==> flow/design.v <==
`timescale 1ns / 1ns
module alu_top(clk, a, b, s, result, zero);
input clk;
input [15:0] a, b;
input [3:0] s;
output reg [15:0] result;
output reg zero;
reg [15:0] a_q, b_q;
reg [3:0] s_q;
wire [15:0] alu_result;
wire alu_zero;
always @(posedge clk) begin
    a_q <= a;
    b_q <= b;
    s_q <= s;
    result <= alu_result;
    zero <= alu_zero;
end
alu u_alu(.a(a_q), .b(b_q), .s(s_q), .result(alu_result), .zero_detection(alu_zero));
endmodule

`timescale 1ns / 1ns
module three_to_one_mux(d0,d1,d2,s,y);
input [15:0] d0, d1, d2;
input [1:0] s;
output [15:0] y;
reg [15:0] y;
always@(d0 or d1 or d2 or s)
begin
case(s)
      2'b00  : y = d0;
      2'b01  : y = d1;
      2'b10  : y = d2;
      default : y = d0; 
endcase
end
endmodule
module rotate_right(n, value, result);
	input [15:0] n, value;
	output reg [15:0] result;
	reg [15:0] temp, temp2;
	always@(*)
	begin
		temp = 16'd0;
		temp2 = 16'd0;
		case(n[3:0])
			0:
				begin
				result = value;
				end
			1:
				begin
				temp = { {15 - 1 + 1{1'b0}}, value[1 - 1: 0] };
				temp2 = value >> 1;
				result = {temp[1 - 1: 0] , temp2[15 - 1: 0]};
				end
			2:
				begin
				temp = { {15 - 2 + 1{1'b0}}, value[2 - 1: 0] };
				temp2 = value >> 2;
				result = {temp[2 - 1: 0] , temp2[15 - 2: 0]};
				end
			3:
				begin
				temp = { {15 - 3 + 1{1'b0}}, value[3 - 1: 0] };
				temp2 = value >> 3;
				result = {temp[3 - 1: 0] , temp2[15 - 3: 0]};
				end
			4:
				begin
				temp = { {15 - 4 + 1{1'b0}}, value[4 - 1: 0] };
				temp2 = value >> 4;
				result = {temp[4 - 1: 0] , temp2[15 - 4: 0]};
				end
			5:
				begin
				temp = { {15 - 5 + 1{1'b0}}, value[5 - 1: 0] };
				temp2 = value >> 5;
				result = {temp[5 - 1: 0] , temp2[15 - 5: 0]};
				end
			6:
				begin
				temp = { {15 - 6 + 1{1'b0}}, value[6 - 1: 0] };
				temp2 = value >> 6;
				result = {temp[6 - 1: 0] , temp2[15 - 6: 0]};
				end
			7:
				begin
				temp = { {15 - 7 + 1{1'b0}}, value[7 - 1: 0] };
				temp2 = value >> 7;
				result = {temp[7 - 1: 0] , temp2[15 - 7: 0]};
				end
			8:
				begin
				temp = { {15 - 8 + 1{1'b0}}, value[8 - 1: 0] };
				temp2 = value >> 8;
				result = {temp[8 - 1: 0] , temp2[15 - 8: 0]};
				end
			9:
				begin
				temp = { {15 - 9 + 1{1'b0}}, value[9 - 1: 0] };
				temp2 = value >> 9;
				result = {temp[9 - 1: 0] , temp2[15 - 9: 0]};
				end
			10:
				begin
				temp = { {15 - 10 + 1{1'b0}}, value[10 - 1: 0] };
				temp2 = value >> 10;
				result = {temp[10 - 1: 0] , temp2[15 - 10: 0]};
				end
			11:
				begin
				temp = { {15 - 11 + 1{1'b0}}, value[11 - 1: 0] };
				temp2 = value >> 11;
				result = {temp[11 - 1: 0] , temp2[15 - 11: 0]};
				end
			12:
				begin
				temp = { {15 - 12 + 1{1'b0}}, value[12 - 1: 0] };
				temp2 = value >> 12;
				result = {temp[12 - 1: 0] , temp2[15 - 12: 0]};
				end
			13:
				begin
				temp = { {15 - 13 + 1{1'b0}}, value[13 - 1: 0] };
				temp2 = value >> 13;
				result = {temp[13 - 1: 0] , temp2[15 - 13: 0]};
				end
			14:
				begin
				temp = { {15 - 14 + 1{1'b0}}, value[14 - 1: 0] };
				temp2 = value >> 14;
				result = {temp[14 - 1: 0] , temp2[15 - 14: 0]};
				end
			15:
				begin
				temp = { {15 - 15 + 1{1'b0}}, value[15 - 1: 0] };
				temp2 = value >> 15;
				result = {temp[15 - 1: 0] , temp2[15 - 15: 0]};
				end
		endcase
	end
endmodule
module rotate_left(n, value, result);
	input [15:0] n, value;
	output reg [15:0] result;
	reg [15:0] temp, temp2;
	always@(*)
	begin
		temp = 16'd0;
		temp2 = 16'd0;
		case(n[3:0])
			0:
				begin
				result = value;
				end
			1:
				begin
				temp = { {15 - 1 + 1{1'b0}}, value[15:15 - 1 + 1] };
				temp2 = value << 1;
				result = {temp2[15:1] , temp[1 - 1:0]};
				end
			2:
				begin
				temp = { {15 - 2 + 1{1'b0}}, value[15:15 - 2 + 1] };
				temp2 = value << 2;
				result = {temp2[15:2] , temp[2 - 1:0]};
				end
			3:
				begin
				temp = { {15 - 3 + 1{1'b0}}, value[15:15 - 3 + 1] };
				temp2 = value << 3;
				result = {temp2[15:3] , temp[3 - 1:0]};
				end
			4:
				begin
				temp = { {15 - 4 + 1{1'b0}}, value[15:15 - 4 + 1] };
				temp2 = value << 4;
				result = {temp2[15:4] , temp[4 - 1:0]};
				end
			5:
				begin
				temp = { {15 - 5 + 1{1'b0}}, value[15:15 - 5 + 1] };
				temp2 = value << 5;
				result = {temp2[15:5] , temp[5 - 1:0]};
				end
			6:
				begin
				temp = { {15 - 6 + 1{1'b0}}, value[15:15 - 6 + 1] };
				temp2 = value << 6;
				result = {temp2[15:6] , temp[6 - 1:0]};
				end
			7:
				begin
				temp = { {15 - 7 + 1{1'b0}}, value[15:15 - 7 + 1] };
				temp2 = value << 7;
				result = {temp2[15:7] , temp[7 - 1:0]};
				end
			8:
				begin
				temp = { {15 - 8 + 1{1'b0}}, value[15:15 - 8 + 1] };
				temp2 = value << 8;
				result = {temp2[15:8] , temp[8 - 1:0]};
				end
			9:
				begin
				temp = { {15 - 9 + 1{1'b0}}, value[15:15 - 9 + 1] };
				temp2 = value << 9;
				result = {temp2[15:9] , temp[9 - 1:0]};
				end
			10:
				begin
				temp = { {15 - 10 + 1{1'b0}}, value[15:15 - 10 + 1] };
				temp2 = value << 10;
				result = {temp2[15:10] , temp[10 - 1:0]};
				end
			11:
				begin
				temp = { {15 - 11 + 1{1'b0}}, value[15:15 - 11 + 1] };
				temp2 = value << 11;
				result = {temp2[15:11] , temp[11 - 1:0]};
				end
			12:
				begin
				temp = { {15 - 12 + 1{1'b0}}, value[15:15 - 12 + 1] };
				temp2 = value << 12;
				result = {temp2[15:12] , temp[12 - 1:0]};
				end
			13:
				begin
				temp = { {15 - 13 + 1{1'b0}}, value[15:15 - 13 + 1] };
				temp2 = value << 13;
				result = {temp2[15:13] , temp[13 - 1:0]};
				end
			14:
				begin
				temp = { {15 - 14 + 1{1'b0}}, value[15:15 - 14 + 1] };
				temp2 = value << 14;
				result = {temp2[15:14] , temp[14 - 1:0]};
				end
			15:
				begin
				temp = { {15 - 15 + 1{1'b0}}, value[15:15 - 15 + 1] };
				temp2 = value << 15;
				result = {temp2[15:15] , temp[15 - 1:0]};
				end
		endcase
	end
endmodule
`timescale 1ns / 1ns
module alu(a,b,s,result,zero_detection);
input [15:0] a, b;
input [3:0] s;
output [15:0] result;
output reg zero_detection;
wire [15:0] rol_result, ror_result;
reg [15:0] other_result;
reg [1:0] mux_select;
wire [15:0] temp_result;
rotate_left rl1(.n(a), .value(b), .result(rol_result));
rotate_right rr1(.n(a), .value(b), .result(ror_result));
three_to_one_mux mux_1(.d0(rol_result),.d1(ror_result),.d2(other_result),.s(mux_select),.y(temp_result));
always@(*)
begin
 other_result = 16'd0;
 mux_select = 2'h2;
 case(s)
      4'b1111: begin other_result = a + b; mux_select = 3'h2;end   
      4'b1110: begin other_result = a - b; mux_select = 3'h2;end  
      4'b1101: begin other_result = a & b; mux_select = 3'h2;end 
      4'b1100: begin other_result = a | b; mux_select = 3'h2;end 
      4'b0001: begin other_result = a * b; mux_select = 3'h2;end
      4'b1100: begin other_result = a / b; mux_select = 3'h2;end
      4'b1010: begin other_result = a<<b; mux_select = 3'h2;end
      4'b1011: begin other_result = a>>b; mux_select = 3'h2;end
      4'b1000:    begin 
                  if (a < b) 
                        begin 
                              other_result = 16'd1; 
                              mux_select = 3'h2; 
                        end
                  else
                        begin
                              other_result = 0;
                              mux_select = 3'h2; 
                        end
                  end 
      4'b1001:    begin 
                  if(a > b) 
                        begin
                              other_result = 16'd1; 
                              mux_select = 3'h2;
                        end
                  else
                        begin
                              other_result = 0;
                              mux_select = 3'h2; 
                        end
                  end
      4'b1001: begin mux_select = 3'h0;end
      4'b1010: begin mux_select = 3'h1; end
      default: ;
endcase      
end 
always@(*)
begin
if(result == 0)
      zero_detection = 1;
else
      zero_detection = 0;
end 
assign result = temp_result;
endmodule
# == Step by step through the tools: alu_top ==
# What the tools print for alu_top, step after step.
# Line numbers count from 1 in the design file above.
# Not given: --
# design
design,alu_top
clock,clk
library,sky130hd
pvt_corner,tt_025C_1v80

# == Elaborated design ==
# Counts by Yosys on the flattened word-level netlist (proc, flatten, opt, wreduce; memories kept). Register bits leave out memories and registers merged into their read ports (data or address); mux counts leave out enables and synchronous resets folded into registers. Print and check cells are left out. Cells with the same type and inputs are merged into one.
# word_totals
regBits,53
out_inout_bits,17
inputBits,37
# classes
compare,2
multipliers,1
add_sub_neg,2
n_eq,9
n_reduce_logical,1
mux,4
n_logic,2
shift,2
# ops
op,n
16-bit by 16-bit multiplier with 16-bit output,1
16-bit case mux with 9-bit select,1
4-bit == test with constant B,8
16-bit adder,1
16-bit subtractor,1
16-bit greater-than comparator,1
16-bit less-than comparator,1
16-bit AND,1
16-bit bitwise OR,1
16-bit by 16-bit << shifter with 16-bit output,1
16-bit by 16-bit right shift with 16-bit output,1
16-bit logical NOT,1
4-bit by 1-bit == test with 1-bit output with constant B,1
1-bit two-way mux,3

# == Depth ==
# Depth = most cells in a row (Yosys ltp): at word level without a register or memory, in the mapped netlist without a sequential cell, where the memories' decode and read muxes count.
# logic_depth
depth_word,5
abc_area,0
depth_mapped,26
ltp_nobuf,23

# == Mapped cells and area ==
# The flow's flattened synthesis, as Yosys stat reports it; memories are mapped. The netlist is that of the ABC_AREA named above (0 if unset); the other value can give another one.
# synth_totals
seq_area_um2,1061.0
cells,1092
mapped_area_um2,8812.2
ff_cells,53
# by_type
type,n,type_area_um2
sky130_fd_sc_hd__fa_1,81,1.62E+03
sky130_fd_sc_hd__ha_1,99,1.24E+03
sky130_fd_sc_hd__dfxtp_1,53,1.06E+03
sky130_fd_sc_hd__inv_1,155,581.808
sky130_fd_sc_hd__nor2_1,119,446.678
sky130_fd_sc_hd__nand2_1,111,416.65
sky130_fd_sc_hd__xnor2_1,34,297.786
sky130_fd_sc_hd__a21oi_1,59,295.283
sky130_fd_sc_hd__mux4_2,13,292.781
sky130_fd_sc_hd__o21ai_0,37,185.178
sky130_fd_sc_hd__clkbuf_1,47,176.419
sky130_fd_sc_hd__mux2i_1,16,160.154
sky130_fd_sc_hd__xor2_1,15,131.376
sky130_fd_sc_hd__nor3_1,19,95.091
sky130_fd_sc_hd__or4_1,12,90.086
sky130_fd_sc_hd__o221ai_1,9,78.826
sky130_fd_sc_hd__nand3_1,15,75.072
sky130_fd_sc_hd__a221oi_1,8,70.067
# Other cell types: 59; their cells: 190.
# By module: a second synthesis without flattening, with its own total; a netlist apart from the flattened one above.
# hier_totals
hier_cells,1892
hier_area_um2,13619.3
# Each row is one instance without its submodules.
# by_module
mod,cells,seq_area_um2,area_um2,instances
alu,1003,0.0,7354.6,1
rotate_left,393,0.0,2481.1,1
rotate_right,384,0.0,2303.5,1
alu_top,53,1061.0,1061.0,1
three_to_one_mux,59,0.0,419.2,1

# == Path before layout ==
# Path of least setup slack by OpenSTA after synthesis, without wires, with an ideal clock, recovery checks aside; 20% of the period is set as input and as output delay. Where synthesis merged equal registers, the netlist keeps one of their names.
# synth_path
path_kind,register to register
from,reg b_q[1]
to,reg zero
driving_pins,26
slack_ns,1.095
path_delay_ns,6.906
arrival_time_ns,6.841
setup_ns,0.065
launch_ns,0.000
required_ns,7.935
n_path_buf,4
period_ns,8.0
synth_period_reached_ns,6.905
# "path_delay_ns" = arrival - input delay + setup time.
# "driving_pins" counts driving pins, that of a launching flip-flop among them; a cell with two outputs on the path counts twice.
# "synth_period_reached_ns" is the clock period less the worst setup slack; recovery checks do not enter. This is arithmetic on one report: input and output delays are still those of the set period (20% each).
# Between the ends stands the longest chain of elaborated cells between them, by number of cells; it is not shown to be the way that was timed. Of several equally long chains one is given.
# Each line given opens the expression or statement behind the cell; cells for indexed reads and writes are added by Yosys, which also makes memories of some case tables.
# synth_via
path_cell_list,sky130_fd_sc_hd__dfxtp_1 sky130_fd_sc_hd__buf_2 sky130_fd_sc_hd__buf_1 sky130_fd_sc_hd__buf_1 sky130_fd_sc_hd__clkbuf_1 sky130_fd_sc_hd__nand2_1 sky130_fd_sc_hd__fa_1 sky130_fd_sc_hd__fa_1 sky130_fd_sc_hd__inv_1 sky130_fd_sc_hd__ha_1 sky130_fd_sc_hd__fa_1 sky130_fd_sc_hd__ha_1 sky130_fd_sc_hd__inv_1 sky130_fd_sc_hd__fa_1 sky130_fd_sc_hd__inv_1 sky130_fd_sc_hd__ha_1 sky130_fd_sc_hd__and2_1 sky130_fd_sc_hd__o21ai_0 sky130_fd_sc_hd__nand2_1 sky130_fd_sc_hd__o41ai_1 sky130_fd_sc_hd__xor2_1 sky130_fd_sc_hd__o211ai_1 sky130_fd_sc_hd__or4_1 sky130_fd_sc_hd__or4_1 sky130_fd_sc_hd__or4_1 sky130_fd_sc_hd__nor2_1
elab_chain_len,5
# synth_lines
element,line,source
"start, declared",8,"reg [15:0] a_q, b_q;"
"start, assigned",14,b_q <= b;
16-bit greater-than comparator,289,if(a > b)
1-bit two-way mux,289,
16-bit case mux with 9-bit select,267,case(s)
16-bit logical NOT,307,if(result == 0)
1-bit two-way mux,307,
"end, assigned",17,zero <= alu_zero;
"end, declared",7,output reg zero;

# == Worst path after layout ==
# Path of least setup slack in the final report of flow run 1 (OpenROAD, finished layout, wires in). Where an end is a register, its clock arrival counts in the times.
# layout_path
path_kind,register to register
from,reg a_q[1]
to,reg zero
slack_ns,2.71
launch_ns,0.34
driving_pins,22
setup_ns,0.06
required_ns,11.06
arrival_time_ns,8.36
n_path_buf,0
period_ns,10.8
# layout_via
path_cell_list,sky130_fd_sc_hd__dfxtp_1 sky130_fd_sc_hd__clkinv_1 sky130_fd_sc_hd__nor2_1 sky130_fd_sc_hd__fa_1 sky130_fd_sc_hd__fa_1 sky130_fd_sc_hd__ha_1 sky130_fd_sc_hd__fa_1 sky130_fd_sc_hd__inv_1 sky130_fd_sc_hd__fa_1 sky130_fd_sc_hd__fa_1 sky130_fd_sc_hd__inv_1 sky130_fd_sc_hd__ha_1 sky130_fd_sc_hd__o21a_1 sky130_fd_sc_hd__o21a_1 sky130_fd_sc_hd__a2111oi_0 sky130_fd_sc_hd__nor3_1 sky130_fd_sc_hd__xor2_1 sky130_fd_sc_hd__nand2_1 sky130_fd_sc_hd__o211ai_1 sky130_fd_sc_hd__or4_1 sky130_fd_sc_hd__or4_1 sky130_fd_sc_hd__nor2_1
# layout_lines
element,line,source
"start, declared",8,"reg [15:0] a_q, b_q;"
"start, assigned",13,a_q <= a;
"end, assigned",17,zero <= alu_zero;
"end, declared",7,output reg zero;
# No chain of elaborated cells between the ends is given.
# Nets of the timed path that keep an RTL name, with a line that drives or declares them; the list need not be complete.
# layout_named_nets
net,line,source
alu_result[12],10,wire [15:0] alu_result;

==> runs of alu_top <==
alu_top through Yosys and OpenROAD on sky130hd: 3 stored runs, unordered, with their settings and measured results. The constraints put input and output delay at 20% of the set period each and load the outputs with 0.01 pF.
By "achievedPeriod_ns" is meant the clock period of the run minus its worst setup slack. This is arithmetic on one report: input and output delays are still those of the set period (20% each).
"timing.worst_path_ns" means the part of the period allowed to the worst setup path (the constraints hold back 20% at inputs and 20% at outputs) less its slack; where the path has registers, the arrival times of their clocks count too.
"power_mw" rests on the timing tool's default activity at the inputs, not on a simulated workload.

Flow run 1, flow files:
==> flow/run.sh <==
#!/bin/bash
# the make line also repeats the synthesis and layout settings of config.mk as NAME=value (left out here)
make -C /OpenROAD-flow-scripts/flow DESIGN_CONFIG=/design/flow/config.mk WORK_HOME=/design/flow/orfs CLKGATE_MAP_FILE= finish
==> flow/config.mk <==
export PLATFORM = sky130hd
export DESIGN_NAME = alu_top
export DESIGN_NICKNAME = alu_top
export VERILOG_FILES = /design/flow/design.v
export SDC_FILE = /design/flow/constraint.sdc
export NUM_CORES = 4
export LEC_CHECK = 0
export CAP_MARGIN = 25
export CELL_PAD_IN_SITES_DETAIL_PLACEMENT = 2
export CELL_PAD_IN_SITES_GLOBAL_PLACEMENT = 3
export CORE_ASPECT_RATIO = 0.63
export CORE_MARGIN = 9
export CORE_UTILIZATION = 21
export CTS_CLUSTER_DIAMETER = 54
export CTS_CLUSTER_SIZE = 66
export GPL_TIMING_DRIVEN = 1
export MAX_ROUTING_LAYER = met4
export MIN_ROUTING_LAYER = met2
export PLACE_DENSITY_LB_ADDON = 0.12
export SLEW_MARGIN = 20
==> flow/constraint.sdc <==
create_clock -name core_clock -period 10.8 [get_ports {clk}]
set_input_delay 2.1600 -clock core_clock [delete_from_list [all_inputs] [get_ports {clk}]]
set_output_delay 2.1600 -clock core_clock [all_outputs]
set_load 0.01 [all_outputs]

==> results of flow run 1, as CSV <==
result,value
power_mw,1.972
setupTns_ns,0.000
fin_util_pct,24.6
setup_worst_slack_ns,2.706
achievedPeriod_ns,8.094
total_die_area_um2,49859.6
timing.worst_path_ns,8.09
critical_path_type,"register to register"
synth_chip_area_um2,8812.2
finalCellArea_um2,10158.5

Flow run 2, flow files:
==> flow/run.sh <==
#!/bin/bash
# the make line also repeats the synthesis and layout settings of config.mk as NAME=value (left out here)
make -C /OpenROAD-flow-scripts/flow DESIGN_CONFIG=/design/flow/config.mk WORK_HOME=/design/flow/orfs CLKGATE_MAP_FILE= finish
==> flow/config.mk <==
export PLATFORM = sky130hd
export DESIGN_NAME = alu_top
export DESIGN_NICKNAME = alu_top
export VERILOG_FILES = /design/flow/design.v
export SDC_FILE = /design/flow/constraint.sdc
export NUM_CORES = 4
export LEC_CHECK = 0
export ABC_AREA = 1
export CAP_MARGIN = 35
export CELL_PAD_IN_SITES_DETAIL_PLACEMENT = 2
export CELL_PAD_IN_SITES_GLOBAL_PLACEMENT = 3
export CORE_ASPECT_RATIO = 1.31
export CORE_MARGIN = 2
export CORE_UTILIZATION = 40
export CTS_CLUSTER_DIAMETER = 269
export CTS_CLUSTER_SIZE = 84
export GPL_TIMING_DRIVEN = 0
export HOLD_SLACK_MARGIN = 0.21
export MIN_ROUTING_LAYER = met2
export PLACE_DENSITY = 0.5
export SETUP_SLACK_MARGIN = 2.32
export SLEW_MARGIN = 10
==> flow/constraint.sdc <==
create_clock -name core_clock -period 8.0 [get_ports {clk}]
set_input_delay 1.6000 -clock core_clock [delete_from_list [all_inputs] [get_ports {clk}]]
set_output_delay 1.6000 -clock core_clock [all_outputs]
set_load 0.01 [all_outputs]

Flow run 2: did not finish, placement stopped with GPL-0301

Flow run 3, flow files:
==> flow/run.sh <==
#!/bin/bash
# the make line also repeats the synthesis and layout settings of config.mk as NAME=value (left out here)
make -C /OpenROAD-flow-scripts/flow DESIGN_CONFIG=/design/flow/config.mk WORK_HOME=/design/flow/orfs CLKGATE_MAP_FILE= finish
==> flow/config.mk <==
export PLATFORM = sky130hd
export DESIGN_NAME = alu_top
export DESIGN_NICKNAME = alu_top
export VERILOG_FILES = /design/flow/design.v
export SDC_FILE = /design/flow/constraint.sdc
export NUM_CORES = 4
export LEC_CHECK = 0
export CAP_MARGIN = 20
export CORE_MARGIN = 2
export CORE_UTILIZATION = 40
export SLEW_MARGIN = 20
==> flow/constraint.sdc <==
create_clock -name core_clock -period 7.29 [get_ports {clk}]
set_input_delay 1.4580 -clock core_clock [delete_from_list [all_inputs] [get_ports {clk}]]
set_output_delay 1.4580 -clock core_clock [all_outputs]
set_load 0.01 [all_outputs]

==> results of flow run 3, as CSV <==
result,value
power_mw,2.609
setupTns_ns,0.000
fin_util_pct,44.9
setup_worst_slack_ns,0.701
achievedPeriod_ns,6.589
total_die_area_um2,23233.4
timing.worst_path_ns,6.59
critical_path_type,"register to register"
synth_chip_area_um2,8812.2
finalCellArea_um2,9776.9
